==> flow/design.v <==
`timescale 1ns/10ps
module  CONV(
  input                      clk,
  input                      reset,
  output logic               busy,	
  input                      ready,	
  output logic        [13:0] iaddr,
  input               [7:0]  idata,	
  output logic               ioe,
  output logic               wen_L0,
  output logic               oe_L0,
  output logic        [13:0] addr_L0,
  output logic        [11:0] w_data_L0,
  input               [11:0] r_data_L0,
  output logic               wen_L1,
  output logic               oe_L1,
  output logic        [11:0] addr_L1,
  output logic        [11:0] w_data_L1,
  input               [11:0] r_data_L1,
  output logic               oe_weight,
  output logic        [15:0] addr_weight,
  input  logic signed [7:0]  r_data_weight,
  output logic               wen_L2,
  output logic        [3:0]  addr_L2,
  output logic        [31:0] w_data_L2
  );
  assign oe_L0 = 1'b0;
  localparam INITIAL0 = 0;
  localparam READ0    = 1;
  localparam EXECUTE0 = 2;
  localparam WRITE0   = 3;
  localparam DONE0    = 4;
  localparam EXECUTE1 = 0;
  localparam IDLE10   = 1;
  localparam WRITE1   = 2;
  localparam IDLE11   = 3;
  localparam DONE1    = 4;
  localparam INITIAL2 = 0;
  localparam IDLE20   = 1;
  localparam IDLE21   = 2;
  localparam READ2    = 3;
  localparam IDLE22   = 4;
  localparam IDLE23   = 5;
  localparam IDLE24   = 6;
  localparam IDLE25   = 7;
  localparam WRITE2   = 8;
  reg  [2:0]  layer0_cs;
  reg  [2:0]  layer0_ns;
  reg  [2:0]  layer1_cs;
  reg  [2:0]  layer1_ns;
  reg  [3:0]  layer2_cs;
  reg  [3:0]  layer2_ns;
  reg  [7:0]  column0_cnt;
  reg  [7:0]  column1_cnt;
  reg  [7:0]  row0_cnt;
  reg  [12:0] AfterFilter [0:8];
  reg  [7:0]  weight; 
  reg  [11:0] flatten;
  wire read0_done;
  wire read2_done;
  wire execute0_done;
  wire execute1_done;
  wire write0_done;
  wire write1_done;
  wire sr1_en;
  wire sr2_en;
  wire idle;
  assign read0_done = (iaddr==14'd130);
  assign read2_done = (addr_L1==4095);
  assign execute0_done = (iaddr==14'd133);
  assign execute1_done = (addr_L0==14'd129);
  assign write0_done = (addr_L0==16383);
  assign write1_done = (addr_L1==4095);
  assign sr1_en = (layer0_cs>=READ0);
  assign sr2_en = (layer1_cs>=EXECUTE1);
  assign idle = (column1_cnt>=126 && column1_cnt<255);
  always @(posedge clk, posedge reset) begin
    if (reset) layer0_cs <= INITIAL0;
    else       layer0_cs <= layer0_ns;
  end
  always @(*) begin
    layer0_ns=3'bx;
    case (layer0_cs)
      INITIAL0:
        begin
          if (ready)          layer0_ns=READ0;
          else                layer0_ns=INITIAL0;   
        end 
      READ0: 
        begin 
          if (read0_done)     layer0_ns=EXECUTE0;
          else                layer0_ns=READ0;     
        end 
      EXECUTE0: 
        begin 
          if (execute0_done)  layer0_ns=WRITE0;
          else                layer0_ns=EXECUTE0;  
        end  
      WRITE0: 
        begin 
          if (write0_done)    layer0_ns=DONE0;
          else                layer0_ns=WRITE0;    
        end
      DONE0:
        begin
                              layer0_ns=DONE0;     
        end
    endcase
  end
  always @(*) begin
    ioe=1;
    case (layer0_cs)
      INITIAL0:
        begin
        end
      READ0:
        begin
        end
      EXECUTE0:
        begin
        end
      WRITE0:
        begin
        end
      DONE0:
        begin
        end
    endcase
  end
  always @(posedge clk, posedge reset) begin
    if (reset) begin
      wen_L0<=0;
    end else begin
      if (layer0_ns==WRITE0) begin
        wen_L0<=1;
      end else begin
        wen_L0<=0;
      end
    end
  end
  always @(posedge clk, posedge reset) begin
    if (reset) layer1_cs <= EXECUTE1;
    else       layer1_cs <= layer1_ns;
  end
  always @(*) begin
    layer1_ns=2'bx;
    case (layer1_cs)
      EXECUTE1:
        begin
          if (execute1_done)  layer1_ns=IDLE10;
          else                layer1_ns=EXECUTE1;  
        end
      IDLE10:
        begin
                              layer1_ns=WRITE1;
        end
      WRITE1:
        begin
          if (write1_done)    layer1_ns=DONE1;
          else                layer1_ns=IDLE11;
        end
      IDLE11:
        begin
          if (idle)           layer1_ns=IDLE11;    
          else                layer1_ns=WRITE1;
        end
      DONE1:
        begin
                              layer1_ns=DONE1;     
        end
    endcase
  end
  always @(posedge clk, posedge reset) begin
    if (reset) begin
      wen_L1<=0;
    end else begin
      if (layer1_ns==WRITE1) begin
        wen_L1<=1;
      end else begin
        wen_L1<=0;
      end
    end
  end
  always @(posedge clk, posedge reset) begin
    if (reset) layer2_cs <= INITIAL2;
    else       layer2_cs <= layer2_ns;
  end
  always @(*) begin
    layer2_ns=4'bx;
    case (layer2_cs)
      INITIAL2:
        begin
          if (layer1_cs==DONE1) layer2_ns=IDLE20;
          else                  layer2_ns=INITIAL2;  
        end
      IDLE20:
        begin
                                layer2_ns=IDLE21; 
        end      
      IDLE21:      
        begin      
                                layer2_ns=READ2;   
        end
      READ2:
        begin
          if (read2_done)       layer2_ns=IDLE22;
          else                  layer2_ns=READ2;     
        end
      IDLE22:
        begin
                                layer2_ns=IDLE23;
        end
      IDLE23:
        begin
                                layer2_ns=IDLE24;   
        end
      IDLE24:
        begin
                                layer2_ns=IDLE25;   
        end
      IDLE25:  
        begin
                                layer2_ns=WRITE2;   
        end
      WRITE2:     
        begin      
                                layer2_ns=READ2;   
        end
    endcase
  end
  always @(*) begin
    wen_L2=0;
    oe_weight=1;
    oe_L1=0;
    case (layer2_cs)
      INITIAL2:
        begin
        end
      IDLE20:
        begin
          oe_L1=1;
        end
      IDLE21:
        begin
          oe_L1=1;
        end
      READ2:
        begin
          oe_L1=1;
        end
      IDLE22:
        begin
          oe_L1=1;
        end
      IDLE23:
        begin
          oe_L1=1;
        end
      IDLE24:
        begin
          oe_L1=1;
        end
      IDLE25:  
        begin
          oe_L1=1;
        end
      WRITE2: 
        begin
          wen_L2=1;
          oe_L1=1;
        end
    endcase
  end
  always @(posedge clk, posedge reset) begin
    if (reset) begin
      iaddr <= 0;
    end else begin
      iaddr <= iaddr+1;
    end
  end
  always @(posedge clk, posedge reset) begin
    if (reset) begin
      column0_cnt <= 0;
    end else begin
      if (layer0_cs>=EXECUTE0) begin
        if (column0_cnt!=127 && ioe) begin
          column0_cnt <= column0_cnt+1;
        end else if (column0_cnt==127 && ioe) begin
          column0_cnt <= 0;
        end
      end
    end
  end
  always @(posedge clk, posedge reset) begin
    if (reset) begin
      row0_cnt <= 0;
    end else begin
      if (layer0_cs>=EXECUTE0) begin
        if (column0_cnt!=127 && ioe) begin
          row0_cnt <= row0_cnt;
        end else if (column0_cnt==127 && ioe) begin
          row0_cnt <= row0_cnt+1;
        end
      end
    end
  end
  always @(posedge clk, posedge reset) begin
    if (reset) begin
      column1_cnt <= 0;
    end else begin
      if (layer1_cs>=WRITE1) begin
        if (column1_cnt!=255) begin
          column1_cnt <= column1_cnt+1;
        end else if (column1_cnt==255) begin
          column1_cnt <= 0;
        end
      end
    end
  end
  wire [7:0] p0;
  wire [7:0] p1;
  wire [7:0] p2;
  wire [7:0] p3;
  wire [7:0] p4;
  wire [7:0] p5;
  wire [7:0] p6;
  wire [7:0] p7;
  wire [7:0] p8;
  wire [8:0] p0_shf;
  wire [8:0] p5_shf;
  wire [8:0] p7_shf;
  wire [8:0] p8_shf;
  assign p0_shf = p0<<1;
  assign p5_shf = p5<<1;
  assign p7_shf = p7<<1;
  assign p8_shf = p8<<1;
  sr_8x259 sr1 (
    .clk(clk),
    .en(sr1_en),
    .sr_in(idata),
    .sr_tap1(p0),
    .sr_tap2(p1),
    .sr_tap3(p2),
    .sr_tap4(p3),
    .sr_tap5(p4),
    .sr_tap6(p5),
    .sr_tap7(p6),
    .sr_tap8(p7),
    .sr_tap9(p8)
  );
  always @(*) begin
    AfterFilter[0] =  - (p0_shf)       ;
    AfterFilter[1] =     0             ;
    AfterFilter[2] =     p2            ;
    AfterFilter[3] =     0             ;
    AfterFilter[4] =     p4            ;
    AfterFilter[5] =     p5_shf        ;
    AfterFilter[6] =     p6            ;
    AfterFilter[7] =     p7_shf        ;
    AfterFilter[8] =  -((p8_shf)+p8)   ;
    if (row0_cnt==0) begin
      AfterFilter[0] = 0;
      AfterFilter[1] = 0;
      AfterFilter[2] = 0;
    end
    if (column0_cnt==0) begin
      AfterFilter[0] = 0;
      AfterFilter[3] = 0;
      AfterFilter[6] = 0;
    end 
    if (column0_cnt==127) begin
      AfterFilter[2] = 0;
      AfterFilter[5] = 0;
      AfterFilter[8] = 0;
    end 
    if (row0_cnt==127) begin
      AfterFilter[6] = 0;
      AfterFilter[7] = 0;
      AfterFilter[8] = 0;
    end 
  end
  wire [12:0] add0_0;
  wire [12:0] add1_0;
  wire [12:0] add2_0;
  wire [12:0] add3_0;
  reg  [12:0] add0;
  reg  [12:0] add1;
  reg  [12:0] add2;
  reg  [12:0] add3;
  assign add0_0 = AfterFilter[0]+AfterFilter[2];
  assign add1_0 = AfterFilter[4]+AfterFilter[5];
  assign add2_0 = AfterFilter[6]+AfterFilter[7];
  assign add3_0 = AfterFilter[8];
  always @(posedge clk, posedge reset) begin
    if (reset) begin
      add0 <= 0; 
      add1 <= 0;
      add2 <= 0;
      add3 <= 0;
    end else begin
      add0 <= add0_0; 
      add1 <= add1_0;
      add2 <= add2_0;
      add3 <= add3_0;
    end
  end
  wire [12:0] add4_1;
  wire [12:0] add5_1;
  reg  [12:0] add4;
  reg  [12:0] add5;
  assign add4_1 = add0+add1;
  assign add5_1 = add2+add3;
  always @(posedge clk, posedge reset) begin
    if (reset) begin
      add4 <= 0;
      add5 <= 0;
    end else begin
      add4 <= add4_1;
      add5 <= add5_1;
    end
  end
  wire [12:0] add6_2;
  assign add6_2 = add4+add5;
  always @(posedge clk, posedge reset) begin
    if (reset) begin
      w_data_L0 <= 0;
    end else begin
      if (add6_2[12]) begin
        w_data_L0 <= 0;
      end else begin
        w_data_L0 <= add6_2;
      end
    end
  end
  always @(posedge clk, posedge reset) begin
    if (reset) begin
      addr_L0 <= 0;
    end else begin
      if (wen_L0) begin
        addr_L0 <= addr_L0+1;
      end
    end
  end
  wire [11:0] reg0;
  wire [11:0] reg1;
  sr_12x130 sr2 (
    .clk(clk),
    .en(sr2_en),
    .sr_in(w_data_L0),
    .sr_tap1(reg0),
    .sr_tap2(reg1)
  );
  reg [11:0] max_temp;
  always @(posedge clk, posedge reset) begin
    if (reset) begin
      max_temp <= 0;
    end else begin
      if (reg0>=reg1) begin
        max_temp <= reg0;
      end else begin
        max_temp <= reg1;
      end
    end
  end
  always @(posedge clk, posedge reset) begin
    if (reset) begin
      w_data_L1 <= 0;
    end else begin
      if (max_temp>= reg0 && max_temp>= reg1) begin
        w_data_L1 <= max_temp;
      end else if (reg0>= max_temp && reg0>= reg1) begin
        w_data_L1 <= reg0;
      end else begin
        w_data_L1 <= reg1;
      end
    end
  end
  always @(posedge clk, posedge reset) begin
    if (reset) begin
      addr_L1 <= 0;
    end else begin
      if (wen_L1||layer1_cs==DONE1) begin
        addr_L1 <= addr_L1+1;
      end
    end
  end
  always @(posedge clk, posedge reset) begin
    if (reset) begin
      addr_weight <= 0;
    end else begin
      if (layer1_cs==DONE1) begin
        addr_weight <= addr_weight+1;
      end
    end
  end
  always @(posedge clk, posedge reset) begin
    if (reset) begin
      weight <= 0;
      flatten <= 0;
    end else begin
      weight <= r_data_weight;
      flatten <= r_data_L1;
    end
  end
  wire [20:0] fc0;
  reg [20:0] fc;
  mul FC (
    .in1(weight),
    .in2({1'b0,flatten}),
    .out(fc0)
  );
  always @(posedge clk, posedge reset) begin
    if (reset) begin
      fc <= 0;
    end else begin
      fc <= fc0;
    end
  end
  reg  [31:0] fc_acc;
  wire [31:0] fc_sum0;
  wire [31:0] signed_fc;
  wire [31:0] signed_fc_acc;
  assign signed_fc = $signed(fc);
  assign signed_fc_acc = $signed(fc_acc);
  CLA32 cla (
    .a(signed_fc),
    .b(signed_fc_acc),
    .cin(1'b0),
    .out(fc_sum0)
  );
  always @(posedge clk, posedge reset) begin
    if (reset) begin
      fc_acc <= 0;
    end else begin 
      if (layer2_cs==IDLE24) begin
        fc_acc <= 0;
      end else begin
        if ((layer2_cs==READ2||layer2_cs==IDLE21||layer2_cs==IDLE22||layer2_cs==IDLE23||layer2_cs==IDLE25||layer2_cs==WRITE2) && addr_L1!=2) begin
          fc_acc <= fc_sum0;
        end
      end
    end
  end
  reg [31:0] fc_sum;
  always @(posedge clk, posedge reset) begin
    if (reset) begin
      fc_sum <= 0;
    end else begin
      fc_sum <= fc_sum0;
    end
  end
  reg [31:0] w_data_L2_reg;
  wire [15:0] fc_sum_shf;
  assign fc_sum_shf = fc_sum>>16;
  always @(*) begin
    if (fc_sum[31]==1) begin
      w_data_L2_reg = $signed(fc_sum_shf);
    end else begin
      w_data_L2_reg = fc_sum;
    end
  end
  always @(posedge clk, posedge reset) begin
    if (reset) begin
      w_data_L2 <= 0;
    end else begin
      if (layer2_cs==INITIAL2) begin
        w_data_L2 <= 0;
      end else begin
        w_data_L2 <= w_data_L2_reg;
      end
    end       
  end
  always @(posedge clk, posedge reset) begin
    if (reset) begin
      addr_L2 <= 0;
    end else begin
      if (wen_L2) begin
        addr_L2 <= addr_L2+1;
      end
    end
  end
  always @(posedge clk, posedge reset) begin
    if (reset) begin
      busy <= 0;
    end else begin
      case (addr_weight)
        40963: busy <= 1;
        40964: busy <= 0;
      endcase
    end
  end
endmodule
module CLA32 (
  input [31:0] a,
  input [31:0] b,
  input        cin,
  output [32:0] out
);
  wire cout0;
  wire cout1;
  wire cout2;
  CLA8 cla0 (.a(a[7:0]),   .b(b[7:0]),   .cin(cin),   .sum(out[7:0]),   .cout(cout0)   );
  CLA8 cla1 (.a(a[15:8]),  .b(b[15:8]),  .cin(cout0), .sum(out[15:8]),  .cout(cout1)   );
  CLA8 cla2 (.a(a[23:16]), .b(b[23:16]), .cin(cout1), .sum(out[23:16]), .cout(cout2)   );
  CLA8 cla3 (.a(a[31:24]), .b(b[31:24]), .cin(cout2), .sum(out[31:24]), .cout(out[32]) );
endmodule
module CLA8 (
  input [7:0] a,
  input [7:0] b,
  input       cin,
  output [7:0] sum,
  output       cout
);
  wire [7:0] p;
  wire [7:0] g;
  wire [6:0] c;  
  CLG clg8 (
    .cin(cin),
    .p(p),
    .g(g),
    .cout({cout, c[6:0]})
  );
  CLA_FA cla_fa0 (.a(a[0]), .b(b[0]), .cin(cin), .sum(sum[0]), .g(g[0]), .p(p[0]));
  genvar i;
  generate
  for (i=1;i<8;i=i+1) begin:cla_fa
    CLA_FA cla_fa (.a(a[i]), .b(b[i]), .cin(c[i-1]), .sum(sum[i]), .g(g[i]), .p(p[i]));
  end
  endgenerate
endmodule
module CLG (
  input cin,
  input [7:0] p,
  input [7:0] g,
  output [7:0] cout
);
  assign cout[0] = (cin & p[0])                                                  | (g[0])                                                                                                                                                                                                                                                                     ;
  assign cout[1] = (cin & p[0] & p[1])                                           | (g[0] & p[1])                                           | (g[1])                                                                                                                                                                                                           ;
  assign cout[2] = (cin & p[0] & p[1] & p[2])                                    | (g[0] & p[1] & p[2])                                    | (g[1] & p[2])                                    | (g[2])                                                                                                                                                        ;
  assign cout[3] = (cin & p[0] & p[1] & p[2] & p[3])                             | (g[0] & p[1] & p[2] & p[3])                             | (g[1] & p[2] & p[3])                             | (g[2] & p[3])                             | (g[3] )                                                                                                           ;
  assign cout[4] = (cin & p[0] & p[1] & p[2] & p[3] & p[4])                      | (g[0] & p[1] & p[2] & p[3] & p[4])                      | (g[1] & p[2] & p[3] & p[4])                      | (g[2] & p[3] & p[4])                      | (g[3] & p[4])                      | (g[4])                                                                       ;
  assign cout[5] = (cin & p[0] & p[1] & p[2] & p[3] & p[4] & p[5])               | (g[0] & p[1] & p[2] & p[3] & p[4] & p[5])               | (g[1] & p[2] & p[3] & p[4] & p[5])               | (g[2] & p[3] & p[4] & p[5])               | (g[3] & p[4] & p[5])               | (g[4] & p[5])               | (g[5])                                         ;
  assign cout[6] = (cin & p[0] & p[1] & p[2] & p[3] & p[4] & p[5] & p[6])        | (g[0] & p[1] & p[2] & p[3] & p[4] & p[5] & p[6])        | (g[1] & p[2] & p[3] & p[4] & p[5] & p[6])        | (g[2] & p[3] & p[4] & p[5] & p[6])        | (g[3] & p[4] & p[5] & p[6])        | (g[4] & p[5] & p[6])        | (g[5] & p[6])         | (g[6])                 ;
  assign cout[7] = (cin & p[0] & p[1] & p[2] & p[3] & p[4] & p[5] & p[6] & p[7]) | (g[0] & p[1] & p[2] & p[3] & p[4] & p[5] & p[6] & p[7]) | (g[1] & p[2] & p[3] & p[4] & p[5] & p[6] & p[7]) | (g[2] & p[3] & p[4] & p[5] & p[6] & p[7]) | (g[3] & p[4] & p[5] & p[6] & p[7]) | (g[4] & p[5] & p[6] & p[7]) | (g[5] & p[6] & p[7])  | (g[6] & p[7]) | (g[7]) ;
endmodule
module CLA_FA (  
  input a,
  input b,
  input cin,
  output sum,
  output p,
  output g
);
  assign sum = a^b^cin;
  assign p   = a|b;
  assign g   = a&b;
endmodule
module mul (
  input  [7:0]  in1,  
  input  [12:0] in2,  
  output reg [20:0] out  
);
  reg  [20:0] add0;
  reg  [18:0] add1;
  reg  [16:0] add2;
  reg  [14:0] add3;
  reg  [12:0] add4;
  reg  [10:0] add5;
  reg  [8:0]  add6;
  wire [8:0]  in1_shf;
  wire [9:0]  in1_x;   
  wire [9:0]  in1_x2;
  assign in1_shf = in1<<1;
  assign in1_x   = {{2{in1[7]}}, in1};
  assign in1_x2  = in1_x<<1;
  always @(*) begin
    add0=0;
    case ({in2[1:0],1'b0})
      3'b000, 3'b111 : add0 =  0; 
      3'b001, 3'b010 : add0 = $signed( in1     ); 
      3'b101, 3'b110 : add0 = $signed(-in1_x   ); 
      3'b011         : add0 = $signed( in1_shf ); 
      3'b100         : add0 = $signed(-in1_x2  ); 
    endcase
  end
  always @(*) begin
    add1=0;
    case (in2[3:1])
      3'b000, 3'b111 : add1 =  0; 
      3'b001, 3'b010 : add1 = $signed( in1     ); 
      3'b101, 3'b110 : add1 = $signed(-in1_x   ); 
      3'b011         : add1 = $signed( in1_shf ); 
      3'b100         : add1 = $signed(-in1_x2  ); 
    endcase
  end
  always @(*) begin
    add2=0;
    case (in2[5:3])
      3'b000, 3'b111 : add2 =  0; 
      3'b001, 3'b010 : add2 = $signed( in1     ); 
      3'b101, 3'b110 : add2 = $signed(-in1_x   ); 
      3'b011         : add2 = $signed( in1_shf ); 
      3'b100         : add2 = $signed(-in1_x2  ); 
    endcase
  end
  always @(*) begin
    add3=0;
    case (in2[7:5])
      3'b000, 3'b111 : add3 =  0; 
      3'b001, 3'b010 : add3 = $signed( in1     ); 
      3'b101, 3'b110 : add3 = $signed(-in1_x   ); 
      3'b011         : add3 = $signed( in1_shf ); 
      3'b100         : add3 = $signed(-in1_x2  ); 
    endcase
  end
  always @(*) begin
    add4=0;
    case (in2[9:7])
      3'b000, 3'b111 : add4 =  0; 
      3'b001, 3'b010 : add4 = $signed( in1     ); 
      3'b101, 3'b110 : add4 = $signed(-in1_x   ); 
      3'b011         : add4 = $signed( in1_shf ); 
      3'b100         : add4 = $signed(-in1_x2  ); 
    endcase
  end
  always @(*) begin
    add5=0;
    case (in2[11:9])
      3'b000, 3'b111 : add5 =  0; 
      3'b001, 3'b010 : add5 = $signed( in1     ); 
      3'b101, 3'b110 : add5 = $signed(-in1_x   ); 
      3'b011         : add5 = $signed( in1_shf ); 
      3'b100         : add5 = $signed(-in1_x2  ); 
    endcase
  end
  always @(*) begin
    add6=0;
    case ({in2[12],in2[12:11]})
      3'b000, 3'b111 : add6 =  0; 
      3'b001, 3'b010 : add6 = $signed( in1     ); 
      3'b101, 3'b110 : add6 = $signed(-in1_x   ); 
      3'b011         : add6 = $signed( in1_shf ); 
      3'b100         : add6 = $signed(-in1_x2  ); 
    endcase
  end
  wire [20:0] sum0;
  wire [20:0] carry0;
  wire [20:0] carry0_shf;
  assign carry0_shf = carry0<<1;
  adder21 adder21_0 (
    .a(add0),
    .b({add1,2'b0}),
    .cin({add2,4'b0}),
    .sum(sum0),
    .cout(carry0)
  );
  wire [20:0] sum1;
  wire [20:0] carry1;
  wire [20:0] carry1_shf;
  assign carry1_shf = carry1<<1;
  adder21 adder21_1 (
    .a({add3,6'b0}),
    .b({add4,8'b0}),
    .cin({add5,10'b0}),
    .sum(sum1),
    .cout(carry1)
  );
  wire [20:0] sum2;
  wire [20:0] carry2;
  wire [20:0] carry2_shf;
  assign carry2_shf = carry2<<1;
  adder21 adder21_2 (
    .a(sum0),
    .b(carry0_shf),
    .cin(sum1),
    .sum(sum2),
    .cout(carry2)
  );
  wire [20:0] sum3;
  wire [20:0] carry3;
  wire [20:0] carry3_shf;
  assign carry3_shf = carry3<<1;
  adder21 adder21_3 (
    .a(carry1_shf),
    .b(carry2_shf),
    .cin(sum2),
    .sum(sum3),
    .cout(carry3)
  );
  wire [20:0] sum4;
  wire [20:0] carry4;
  wire [20:0] carry4_shf;
  assign carry4_shf = carry4<<1;
  adder21 adder21_4 (
    .a(carry3_shf),
    .b(sum3),
    .cin({add6,12'b0}),
    .sum(sum4),
    .cout(carry4)
  );
  reg [11:0] out_temp0;  
  reg [10:0] out_temp1;
  reg [10:0] out_temp2;
  always @(*) begin
    out_temp0 = sum4[10:0]+carry4_shf[10:0]; 
  end
  always @(*) begin
    out_temp1 = sum4[20:11]+carry4_shf[20:11]+1;  
    out_temp2 = sum4[20:11]+carry4_shf[20:11];    
  end
  always @(*) begin
    if (out_temp0[11]) begin  
      out = {out_temp1, out_temp0[10:0]};
    end else begin            
      out = {out_temp2, out_temp0[10:0]};
    end
  end
endmodule
module adder21 (
  input [20:0] a,
  input [20:0] b,
  input [20:0] cin,
  output [20:0] sum,
  output [20:0] cout
);
  genvar i;
  generate
    for (i=0;i<21;i=i+1) begin:FA
      FA fa (.a(a[i]), .b(b[i]), .cin(cin[i]), .sum(sum[i]), .cout(cout[i]));
    end
  endgenerate
endmodule
module FA (
  input a, 
  input b,
  input cin,
  output sum, 
  output cout 
);
  wire c1, c2, s1;
  HA ha1(.a(a), .b(b), .cout(c1), .sum(s1));
  HA ha2(.a(s1), .b(cin), .cout(c2), .sum(sum));
  or (cout, c1, c2);
endmodule
module HA (
  input a, 
  input b,
  output sum, 
  output cout 
);
  xor (sum, a, b);
  and (cout, a, b);
endmodule
module sr_8x259 (
  input clk,
  input en,
  input  [7:0] sr_in,
  output [7:0] sr_tap1,
  output [7:0] sr_tap2,
  output [7:0] sr_tap3,
  output [7:0] sr_tap4,
  output [7:0] sr_tap5,
  output [7:0] sr_tap6,
  output [7:0] sr_tap7, 
  output [7:0] sr_tap8, 
  output [7:0] sr_tap9 
);
  reg [7:0] sr [0:258];
  integer i;
  always @(posedge clk) begin
    if (en) begin
      sr[258] <= sr_in;
      for (i=0;i<258;i=i+1) begin
        sr[i] <= sr[i+1];
      end
    end
  end
  assign sr_tap1 = sr[0];
  assign sr_tap2 = sr[1];
  assign sr_tap3 = sr[2];
  assign sr_tap4 = sr[128];
  assign sr_tap5 = sr[129];
  assign sr_tap6 = sr[130];
  assign sr_tap7 = sr[256];
  assign sr_tap8 = sr[257];
  assign sr_tap9 = sr[258];
endmodule
module sr_12x130 (
  input clk,
  input en,
  input  [11:0] sr_in,
  output [11:0] sr_tap1,
  output [11:0] sr_tap2
);
  reg [11:0] sr [0:129];
  integer i;
  always @(posedge clk) begin
    if (en) begin
      sr[129] <= sr_in;
      for (i=0;i<129;i=i+1) begin
        sr[i] <= sr[i+1];
      end
    end
  end
  assign sr_tap1 = sr[1];
  assign sr_tap2 = sr[129];
endmodule
# Step by step through the tools: CONV
# The steps from the RTL of CONV to its reports follow in flow order.
# Line numbers count from 1 in the design file above.
# Operators: Yosys type, input widths -> output width; for muxes data width and select width s.
# Library cell names are shortened.
# The mark n/a stands for no value.
[setup]
design = "CONV"
clk_port = "clk"
library = "sky130hd"
lib_corner = "tt_025C_1v80"

# Word-level counts
# Yosys after proc, flatten, opt, wreduce and memory -nomap, before mapping. Print and check cells are not counted.
# Yosys's memory passes give these memory sizes; they may raise the number of words (mostly to a power of two), join words into wider ones and drop unused or constant bits.
[word_totals]
ff_bits = 3968
latchBits = 0
ram_bits = 0
mem_bits_ro = 32
clocked_rd_ports_x_width = 0
mem_count = 1
input_bits = 43
elab_cells = 1334
[memory_table]
columns = ["memory", "words", "word_bits", "read_ports", "wr", "line_no", "source"]
rows = [
  ["(no name shown)", 16, 2, 1, 0, 235, "case (layer2_cs)"],
]
[op_classes]
addsub = 23
multipliers = 0
n_div = 0
cmp = 10
n_eq = 69
n_shift = 0
muxes = 45
bitwise = 724
n_reduce_logical = 45
[op_table]
columns = ["cell", "n"]
rows = [
  ["$and 1x1->1", 296],
  ["$or 1x1->1", 217],
  ["$xor 1x1->1", 210],
  ["$mux 32", 4],
  ["$pmux 19 s5", 1],
  ["$pmux 17 s5", 1],
  ["$pmux 21 s4", 1],
  ["$mux 13", 6],
  ["$pmux 15 s5", 1],
  ["$eq 3x3->1 const B", 22],
  ["$add 13x13->13", 5],
  ["$pmux 13 s5", 1],
  ["$pmux 11 s5", 1],
  ["$ge 12x12->1", 4],
  ["$eq 3x2->1 const B", 16],
  ["$mux 12", 4],
  ["$mux 8", 6],
  ["$eq 14x8->1 const B", 3],
  ["$eq 16x16->1 const B", 2],
  ["$reduce_or 2->1", 16],
  ["$pmux 4 s8", 1],
  ["$pmux 3 s5", 2],
  ["$add 14x1->14 const B", 2],
  ["$logic_not 3->1", 8],
  ["$add 8x1->8 const B", 3],
  ["$eq 3x1->1 const B", 7],
  ["$mux 21", 1],
  ["$add 10x10->10", 2],
]
# Not listed: further kinds 42, cells in them 73.

# Logic depth
# Longest topological path by Yosys (ltp), each cell counted once; first at word level (registers and memories cut), then after technology mapping (sequential cells cut; the memories' decode and read muxes count).
[depth]
depth_word = 64
ABC_AREA = 0
mapped_depth = 28

# Netlist
# The flow's flattened synthesis, as Yosys stat reports it; memories are mapped. The netlist is that of the ABC_AREA named above (0 if unset); the other value can give another one.
[mapped]
stdcells = 5856
synth_area_mm2 = 0.1307779
sequential_area_mm2 = 0.1173651
flip_flops = 3966
n_buf = 79
[types]
columns = ["cell", "n", "area_total_um2"]
rows = [
  ["edfxtp_1", 3620, 1.09E+05],
  ["dfrtp_1", 344, 8.61E+03],
  ["ha_1", 227, 2.84E+03],
  ["fa_1", 66, 1.32E+03],
  ["xnor2_1", 150, 1313.76],
  ["inv_1", 244, 915.878],
  ["nor2_1", 177, 664.387],
  ["nand2_1", 162, 608.083],
  ["a21oi_1", 111, 555.533],
  ["o21ai_0", 104, 520.499],
  ["xor2_1", 53, 464.195],
  ["mux2i_1", 44, 440.422],
  ["and2_1", 47, 294.032],
  ["a22o_1", 32, 280.269],
  ["clkbuf_1", 67, 251.491],
  ["a21o_1", 25, 187.68],
  ["nand2b_1", 28, 175.168],
  ["nor2b_1", 28, 175.168],
]
# Not listed: further types 61, cells in them 327.
# By module: a second synthesis without flattening, with its own total; a netlist apart from the flattened one above.
[unflattened]
cells_unflattened = 6129
hier_area_mm2 = 0.1331077
# Rows give one instance, submodules left out.
[modules]
columns = ["module", "n_inst", "n_cells", "mod_area_mm2"]
rows = [
  ["sr_8x259", 1, 2072, 0.0622197],
  ["sr_12x130", 1, 1548, 0.0464846],
  ["CONV", 1, 1399, 0.0158464],
  ["mul", 1, 547, 0.0033807],
  ["HA", 210, 1, 0.0000125],
  ["CLA_FA", 32, 6, 0.000045],
  ["FA", 105, 1, 0.0000063],
  ["CLG", 4, 14, 0.0001126],
  ["CLA32", 1, 0, 0],
  ["CLA8", 4, 0, 0],
  ["adder21", 5, 0, 0],
]

# Path before layout
# Path of least setup slack by OpenSTA after synthesis, without wires, with an ideal clock, recovery checks aside; 20% of the period is set as input and as output delay. Where synthesis merged equal registers, the netlist keeps one of their names.
[synth_path]
kind = "flip-flop to flip-flop"
from = "reg layer0_cs"
to = "reg sr1.sr[0][0]"
period_ns = 8.0
arrival_ns = 34.147
required_time_ns = -5.895
setup_slack_ns = -40.042
path_delay_ns = 48.042
path_stages = 3
synth_period_reached_ns = 48.042
# "path_delay_ns" = arrival - input delay + setup time.
# "path_stages" counts driving pins, that of a launching flip-flop among them; a cell with two outputs on the path counts twice.
# "synth_period_reached_ns" is the clock period less the worst setup slack; recovery checks do not enter. This is arithmetic on one report: input and output delays are still those of the set period (20% each).
# An end named without its bit number is one bit of that signal or, where synthesis recoded a state register, one of its new flip-flops.
# Between the ends stands the longest chain of elaborated cells between them, by number of cells; it is not shown to be the way that was timed. Of several equally long chains one is given.
# A line is the first line of the expression or statement that the cell stems from. Yosys adds cells for indexed reads and writes and turns some case tables into memories.
[synth_between]
cell_sequence = "dfrtp_1 -> nor3_1 -> nand2_1"
elab_chain_cells = 1
cone_cells = 1
[synth_lines]
columns = ["element", "line_no", "source"]
rows = [
  ["from (decl)", 47, "reg  [2:0]  layer0_cs;"],
  ["from (assign)", 78, "if (reset) layer0_cs <= INITIAL0;"],
  ["from (assign)", 79, "else       layer0_cs <= layer0_ns;"],
  ["$ge 3x1->1", 74, "assign sr1_en = (layer0_cs>=READ0);"],
  ["to (assign)", 874, "sr[i] <= sr[i+1];"],
  ["to (decl)", 868, "reg [7:0] sr [0:258];"],
]

# Worst path after layout
# Path of least setup slack in the final report of stored run 1 (OpenROAD, finished layout, wires in). Where an end is a register, its clock arrival counts in the times.
[layout_path]
kind = "flip-flop to flip-flop"
from = "reg weight[0]"
to = "reg fc[20]"
period_ns = 4.62
arrival_ns = 6.56
required_time_ns = 5.50
setup_slack_ns = -1.06
path_stages = 26
# Between the ends stands the longest chain of elaborated cells between them, by number of cells; it is not shown to be the way that was timed. Of several equally long chains one is given.
[layout_between]
cell_sequence = "dfrtp_1 -> inv_2 -> ha_4 -> nand2_2 -> or3_4 -> buf_8 -> nor2_4 -> or2_4 -> mux2i_1 -> a22o_1 -> buf_6 -> fa_1 -> inv_1 -> fa_1 -> fa_1 -> inv_2 -> fa_2 -> ha_4 -> nand2_2 -> a211oi_2 -> a311o_1 -> a41o_1 -> o41ai_4 -> o21bai_1 -> a21oi_2 -> xor2_1"
elab_chain_cells = 17
cone_cells = 357
[layout_lines]
columns = ["element", "line_no", "source"]
rows = [
  ["from (decl)", 57, "reg  [7:0]  weight;"],
  ["from (assign)", 498, "weight <= 0;"],
  ["from (assign)", 501, "weight <= r_data_weight;"],
  ["$neg 10->10", 683, "3'b100         : add0 = $signed(-in1_x2  );"],
  ["$pmux 21 s4", 678, "case ({in2[1:0],1'b0})"],
  ["$xor 1x1->1", 851, "xor (sum, a, b);"],
  ["$and 1x1->1", 852, "and (cout, a, b);"],
  ["$or 1x1->1", 843, "or (cout, c1, c2);"],
  ["$xor 1x1->1", 851, ""],
  ["$and 1x1->1", 852, ""],
  ["(+3 left out)", "n/a", ""],
  ["$or 1x1->1", 843, ""],
  ["$xor 1x1->1", 851, ""],
  ["$and 1x1->1", 852, ""],
  ["$or 1x1->1", 843, ""],
  ["$add 10x10->10", 808, "out_temp1 = sum4[20:11]+carry4_shf[20:11]+1;"],
  ["$add 10x1->10", 808, ""],
  ["$mux 21", 812, "if (out_temp0[11]) begin"],
  ["to (assign)", 514, "fc <= 0;"],
  ["to (assign)", 516, "fc <= fc0;"],
  ["to (decl)", 506, "reg [20:0] fc;"],
]

# Below are 4 stored runs of the flow (Yosys, OpenROAD; platform sky130hd) on CONV, each with its settings and what was measured, unordered. Constraints: input delay and output delay 20% of the set period each, output load 0.01 pF.

[[run]]
name = "stored run 1"
[run.settings]
CORE_UTILIZATION = 20
CTS_CLUSTER_DIAMETER = 375
GPL_ROUTABILITY_DRIVEN = 0
GPL_TIMING_DRIVEN = 1
MIN_ROUTING_LAYER = "met2"
PLACE_DENSITY_LB_ADDON = 0.11
TNS_END_PERCENT = 100
period_ns = 4.62
CAP_MARGIN = 20
CORE_MARGIN = 2
SLEW_MARGIN = 20
[run.results]
timing.setup.ws_ns = -1.061
util_frac = 0.245
total_die_area_mm2 = 0.660376
yosys_chip_area_mm2 = 0.1307779
finish.stdcell_area_mm2 = 0.160051
setupTns_ns = -6.083

[[run]]
name = "stored run 2"
[run.settings]
CELL_PAD_IN_SITES_DETAIL_PLACEMENT = 2
CELL_PAD_IN_SITES_GLOBAL_PLACEMENT = 1
CORE_MARGIN = 2
CORE_UTILIZATION = 69
GPL_TIMING_DRIVEN = 1
HOLD_SLACK_MARGIN = -0.01
MIN_ROUTING_LAYER = "met2"
PLACE_DENSITY = 0.87
SLEW_MARGIN = 0
period_ns = 10.7
CAP_MARGIN = 20
[run.results]
outcome = "stopped before the end: placement reported a tool error"

[[run]]
name = "stored run 3"
[run.settings]
ABC_AREA = 0
CELL_PAD_IN_SITES_DETAIL_PLACEMENT = 1
CORE_UTILIZATION = 44
CTS_CLUSTER_DIAMETER = 351
GPL_ROUTABILITY_DRIVEN = 1
PLACE_DENSITY_LB_ADDON = 0.1
TNS_END_PERCENT = 30
period_ns = 8.0
CAP_MARGIN = 20
CORE_MARGIN = 2
SLEW_MARGIN = 20
[run.results]
util_frac = 0.507
finish.stdcell_area_mm2 = 0.150168
yosys_chip_area_mm2 = 0.1307779
timing.setup.ws_ns = 0.875
setupTns_ns = 0.000
total_die_area_mm2 = 0.301599

[[run]]
name = "stored run 4"
[run.settings]
CELL_PAD_IN_SITES_DETAIL_PLACEMENT = 2
CELL_PAD_IN_SITES_GLOBAL_PLACEMENT = 1
CORE_MARGIN = 2
CORE_UTILIZATION = 56
CTS_CLUSTER_SIZE = 92
GPL_TIMING_DRIVEN = 1
HOLD_SLACK_MARGIN = -0.01
MIN_ROUTING_LAYER = "met2"
PLACE_DENSITY = 0.87
SLEW_MARGIN = 0
TNS_END_PERCENT = 95
period_ns = 10.7
CAP_MARGIN = 20
[run.results]
outcome = "stopped before the end: placement reported a tool error"
